==> flow/design.v <==
`timescale 1ns / 1ps
module apb_master#(parameter addr_width =5 , data_width = 16) (
    input bit pclk,                   
    input bit preset_n,               
    input logic pready,               
    input logic transfer,             
    input logic [data_width - 1 : 0] prdata,  
    input logic [addr_width - 1 : 0] apb_paddr,  
    input logic [data_width - 1 : 0] apb_pwdata,  
    input logic apb_control,          
    output logic [addr_width - 1 : 0] paddr,  
    output logic pselx,               
    output bit penable,               
    output logic pwrite,              
    output logic [data_width - 1 : 0] pwdata,  
    output logic [data_width / 8 - 1 : 0] pstrb,  
    output logic [data_width - 1 : 0] apb_prdata  
);
localparam logic [2:0] idle   = 3'b001;  
localparam logic [2:0] setup  = 3'b010;  
localparam logic [2:0] access = 3'b100;  
logic [2:0] present_state, next_state;   
logic [data_width - 1 : 0] temp_apb_prdata;
always_ff @(posedge pclk, negedge preset_n) begin
    if (!preset_n)
        present_state <= idle;       
    else
        present_state <= next_state;  
end
always_comb begin
    case (present_state)
        idle: begin
            if (transfer) begin
                next_state = setup;
            end else begin
                next_state = idle;
            end
        end
        setup: begin
            if (transfer) begin 
                next_state = access;
            end else begin
                next_state = idle;
            end
        end
        access: begin
            if (pready == 'b1) begin
                next_state = idle;
            end else begin
                next_state = access;  
            end
        end
        default: next_state = idle;   
    endcase
end
always_comb begin
    case (present_state)
        idle: begin
            pselx   = 'b0;   
            penable = 'b0;   
        end
        setup: begin
            pselx   = 'b1;   
            penable = 'b0;   
        end
        access: begin
            pselx   = 'b1;   
            penable = 'b1;   
        end
        default: begin
            pselx   = 'b0;
            penable = 'b0;
        end
    endcase
end           
always_comb begin
    if ((present_state == setup) || (present_state == access)) begin
        paddr = apb_paddr;  
        if (apb_control) begin  
            pwdata = apb_pwdata;
        end else begin  
            pwdata = 'b0;
        end
    end else begin  
        paddr = 'b0;
        pwdata = 'b0;
    end
end
always_ff @(posedge pclk, negedge preset_n) begin
    if (!preset_n) begin
        temp_apb_prdata <= '0;
    end else if (pready && !apb_control) begin
        temp_apb_prdata <= prdata;
    end
end
always_comb begin
    if (pwrite && pselx && penable) begin
        pstrb = {data_width / 8 {1'b1}};
    end else begin
        pstrb = 'b0;  
    end
end
assign pwrite = apb_control;
assign apb_prdata=temp_apb_prdata;
endmodule
`timescale 1ns / 1ps
module apb_slave#(
    parameter addr_width = 5,
    parameter data_width = 16
)(
    input  logic pclk,
    input  logic preset_n,
    input  logic pselx,
    input  logic penable,
    input  logic pwrite,
    input  logic [addr_width - 1 : 0] paddr,
    input  logic [data_width - 1 : 0] pwdata,
    output logic [data_width - 1 : 0] apb_spwdata,
    output logic [data_width - 1 : 0] prdata,
    output logic pready
);
    logic [data_width-1:0] mem [0:2**addr_width]; 
    typedef enum logic [1:0] {
        IDLE = 2'b00,
        SETUP = 2'b01,
        ACCESS = 2'b10
    } state_t;
    state_t present_state, next_state;
    always_ff @(posedge pclk or negedge preset_n) begin
        if (!preset_n)
            present_state <= IDLE;
        else
            present_state <= next_state;
    end 
    always_comb begin
        case (present_state)
            IDLE: begin
                if (pselx && !penable)  
                    next_state = SETUP;
                else
                    next_state = IDLE;
            end
            SETUP: begin
                if (pselx && penable)  
                    next_state = ACCESS;
                else
                    next_state = IDLE;
            end
            ACCESS: begin
                if (!pselx)  
                    next_state = IDLE;
                else
                    next_state = SETUP;  
            end
            default: next_state = IDLE;
        endcase
    end
    always_ff @(posedge pclk or negedge preset_n) begin
        if (!preset_n)
            pready <= 1'b0;
        else if (present_state == ACCESS)
            pready <= 1'b1;
        else
            pready <= 1'b0;
    end
    always_ff @(posedge pclk) begin
       if (pready && pwrite) begin
            mem[paddr] <= pwdata;
            apb_spwdata <= pwdata;
        end
    end
    always_ff @(posedge pclk) begin
        if (pready && !pwrite)
            prdata <= mem[paddr];
    end
endmodule
`timescale 1ns / 1ps
module apb_wrapper#(parameter addr_width = 5, data_width = 16)(
    input bit pclk,                   
    input bit preset_n,               
    input logic transfer,  
    input logic [addr_width - 1 : 0] apb_paddr,  
    input logic [data_width - 1 : 0] apb_pwdata,  
    input logic apb_control ,         
    output logic [data_width - 1 : 0] apb_spwdata,   
    output logic [data_width - 1 : 0] apb_prdata  
    );
    logic [addr_width-1:0] paddr;
    logic pselx;
    bit penable;
    logic pwrite;
    logic [data_width-1:0] pwdata;
    logic [data_width/8-1:0] pstrb; 
    logic                    pready;
    logic [data_width -1:0]  prdata;
    apb_master #(.addr_width(addr_width), .data_width(data_width)) DUT (
        .pclk(pclk),
        .preset_n(preset_n),
        .pready(pready),
        .transfer(transfer),
        .prdata(prdata),
        .apb_paddr(apb_paddr),
        .apb_pwdata(apb_pwdata),
        .apb_control(apb_control),
        .paddr(paddr),
        .pselx(pselx),
        .penable(penable),
        .pwrite(pwrite),
        .pwdata(pwdata),
        .pstrb(pstrb),
        .apb_prdata(apb_prdata)
    );
     apb_slave #(
        .addr_width(addr_width),
        .data_width(data_width)
    ) dut (
        .pclk       (pclk),
        .preset_n   (preset_n),
        .pselx      (pselx),
        .penable    (penable),
        .pwrite     (pwrite),
        .paddr      (paddr),
        .pwdata     (pwdata),
        .apb_spwdata(apb_spwdata),
        .prdata     (prdata),
        .pready     (pready)
    );
endmodule
* Step by step through the tools: apb_wrapper
What the tools print for apb_wrapper, step after step. Lines are those of the file above, counted from 1. Library cell names are shortened. Not given: n/a
Set-up: design top apb_wrapper, clock port pclk, standard-cell library sky130hd, timing corner tt_025C_1v80

* Word level
Yosys after proc, flatten, opt, wreduce and memory -nomap, before mapping. Enables and synchronous resets that opt folds into registers are not counted as muxes. Memory bits, and registers merged into a memory's read port (data or address), are not among the register bits. Print and check cells are not counted. Equal cells are merged and count once. Memory sizes are those after Yosys's memory passes, which may raise the word count (mostly to a power of two), join words into wider ones and drop unused or constant bits.
Word-level totals: word width x clocked read ports 16, register bits 38, memory bits (writable) 528, memories 1, input port bits 25, output and inout bits 32
Cells by class: multiplexer cells 17, reductions and logical operators 9, equality and inequality tests 5
Memory list:
- dut.mem | words 33, bits a word 16, read ports 1, write ports 1, line 122 | logic [data_width-1:0] mem [0:2**addr_width];
Operators with widths (count):
- two-way mux 16 bit | 3
- case mux 3 bit (select 3 bit) | 1
- case mux 2 bit (select 3 bit) | 1
- two-way mux 6 bit | 1
- two-way mux 3 bit | 2
- two-way mux 1 bit | 6
- two-way mux 5 bit | 1
- logical AND 1 bit | 4
- two-way mux 2 bit | 2
- equality test 3 x 1 -> 1 bit with constant B | 1
- equality test 3 x 2 -> 1 bit with constant B | 1
- equality test 3 bit with constant B | 1
- zero test 1 bit | 2
- equality test 2 x 1 -> 1 bit with constant B | 1
- equality test 2 bit with constant B | 1
- zero test 2 bit | 1
- OR reduction 2 bit | 1
- logical OR 1 bit | 1

* Logic depth
Depth = most cells in a row (Yosys ltp): at word level without a register or memory, in the mapped netlist without a sequential cell, where the memories' decode and read muxes count.
Depth: depth in word-level cells 6, ABC_AREA 0, gate-level depth with buffers 9

* After synthesis
Source: synth_stat.txt of the flow (Yosys; design flattened, memories mapped). It holds for the ABC_AREA given above (unset counts as 0); a run with the other value may have another netlist. Totals and module areas in this step are rounded.
Synthesis totals: cell count 1221, flip-flops 567, buffer cells 74, cell area after synthesis 21400 µm², sequential area 16900 µm²
Cells by type (count):
- edfxtp_1 | 544
- a22oi_1 | 84
- mux2_2 | 51
- dfrtp_1 | 21
- mux2i_1 | 29
- nand2_1 | 66
- nor2_1 | 54
- a221oi_1 | 23
- a31oi_1 | 32
- a222oi_1 | 17
- and3_1 | 27
- mux4_2 | 7
- buf_2 | 29
- a21oi_1 | 28
- nand3_1 | 26
- clkbuf_1 | 33
- a32o_1 | 8
- a221o_1 | 7
Not listed: further types 46, cells in them 135. The figures by module come from a second, unflattened synthesis with its own total; it is not the netlist above.
Second synthesis, totals: cells (unflattened synthesis) 1318, area (unflattened synthesis) 22000 µm²
Rows give one instance, submodules left out.
Modules:
- apb_slave | cells 1245, area 21100 µm², times used 1
- apb_master | cells 73, area 936 µm², times used 1
- apb_wrapper | cells 0, area 0.0 µm², times used 1

* Path before layout
OpenSTA on the mapped netlist: ideal clock, no wires. The path of least setup slack (recovery checks aside). Input and output delay are each 20% of the period. Register names are those of the netlist, which keeps one name where synthesis merged equal registers.
Timing after synthesis: kind input -> register, start in apb_control, end mem dut.mem[24][0], external input delay 1.000 ns, launch time at the first pin 1.000 ns, path delay 2.156 ns, arrival time 2.767 ns, period 5.0 ns, required time 4.611 ns, library setup time 0.389 ns, slack 1.844 ns, stages 4, buffers on the path 1, synthesis period reached 3.156 ns
"path delay" = arrival - input delay + setup time. "stages": output pins that drive a net of the path, with the launching flip-flop's if there is one; two outputs of one cell count as two. "synthesis period reached" = period - worst setup slack (recovery checks aside). The figure is calculated, with input and output delays left at 20% of the set period. The rows between start and end are the longest chain of elaborated cells between them; the timing report does not say that the signal goes this way. Where chains are equally long, one stands for them. Each line given opens the expression or statement behind the cell; cells for indexed reads and writes are added by Yosys, which also makes memories of some case tables. Only ways into the end's enable, where the timed path ends, are counted here.
Between the ends, after synthesis: path through and2_1 clkbuf_1 nand3_1 nor2_1, cells in the longest elaborated chain 2, elaborated cells between the ends (all ways) 3
RTL lines, path after synthesis:
- start: declaration | line 184 | input logic apb_control ,
- logical AND 1 bit | line 167 | if (pready && pwrite) begin
- two-way mux 6 bit | line 167
- end: declaration | line 122 | logic [data_width-1:0] mem [0:2**addr_width];

* Timing after layout
From the final timing report of job 1: the path of least setup slack in the routed layout; clock arrival at registers is part of the times.
Timing after layout: kind input -> register, start in apb_paddr[4], end mem dut.mem[6][9], buffers on the path 2, stages 5, slack 0.28 ns, external input delay 1.00 ns, library setup time 0.37 ns, period 5.0 ns, required time 5.25 ns, launch time at the first pin 1.00 ns, arrival time 4.98 ns
The rows between start and end are the longest chain of elaborated cells between them; the timing report does not say that the signal goes this way. Where chains are equally long, one stands for them.
Between the ends, after layout: path through clkdlybuf4s50_1 clkbuf_1 o21ai_1 nand2_1 nor2_4, cells in the longest elaborated chain 2, elaborated cells between the ends (all ways) 2
RTL lines, path after layout:
- start: declaration | line 182 | input logic [addr_width - 1 : 0] apb_paddr,
- two-way mux 5 bit | line 77 | if ((present_state == setup) || (present_state == access)) begin
- two-way mux 6 bit | line 167 | if (pready && pwrite) begin
- end: declaration | line 122 | logic [data_width-1:0] mem [0:2**addr_width];

Wiki page: apb_wrapper / flow data

Record of 2 stored runs of the RTL-to-layout flow on apb_wrapper, platform sky130hd. The runs are unordered. Constraints: input delay and output delay 20% of the set period each, output load 0.01 pF.
Results are given in rounded form.

* Job 1 | settings: ABC_AREA 0; CORE_UTILIZATION 40; GPL_TIMING_DRIVEN 0; HOLD_SLACK_MARGIN 0.21; MIN_ROUTING_LAYER met2; TNS_END_PERCENT 95; period_ns 5.0; CAP_MARGIN 20; CORE_MARGIN 2; SLEW_MARGIN 20 | results: worst setup slack after layout 0.277 ns; standard-cell area after layout 25100 µm²; area inside the die boundary 55400 µm²; total negative setup slack 0.000 ns; post-synthesis cell area 21400 µm²
* Job 2 | settings: ABC_AREA 0; CAP_MARGIN 15; CELL_PAD_IN_SITES_DETAIL_PLACEMENT 1; CELL_PAD_IN_SITES_GLOBAL_PLACEMENT 2; CORE_UTILIZATION 70; CTS_CLUSTER_SIZE 16; GPL_ROUTABILITY_DRIVEN 0; GPL_TIMING_DRIVEN 1; MIN_ROUTING_LAYER met2; SETUP_SLACK_MARGIN 0.25; SLEW_MARGIN 10; TNS_END_PERCENT 95; period_ns 4.24; CORE_MARGIN 2 | no results, clock tree synthesis failed with DPL-0033
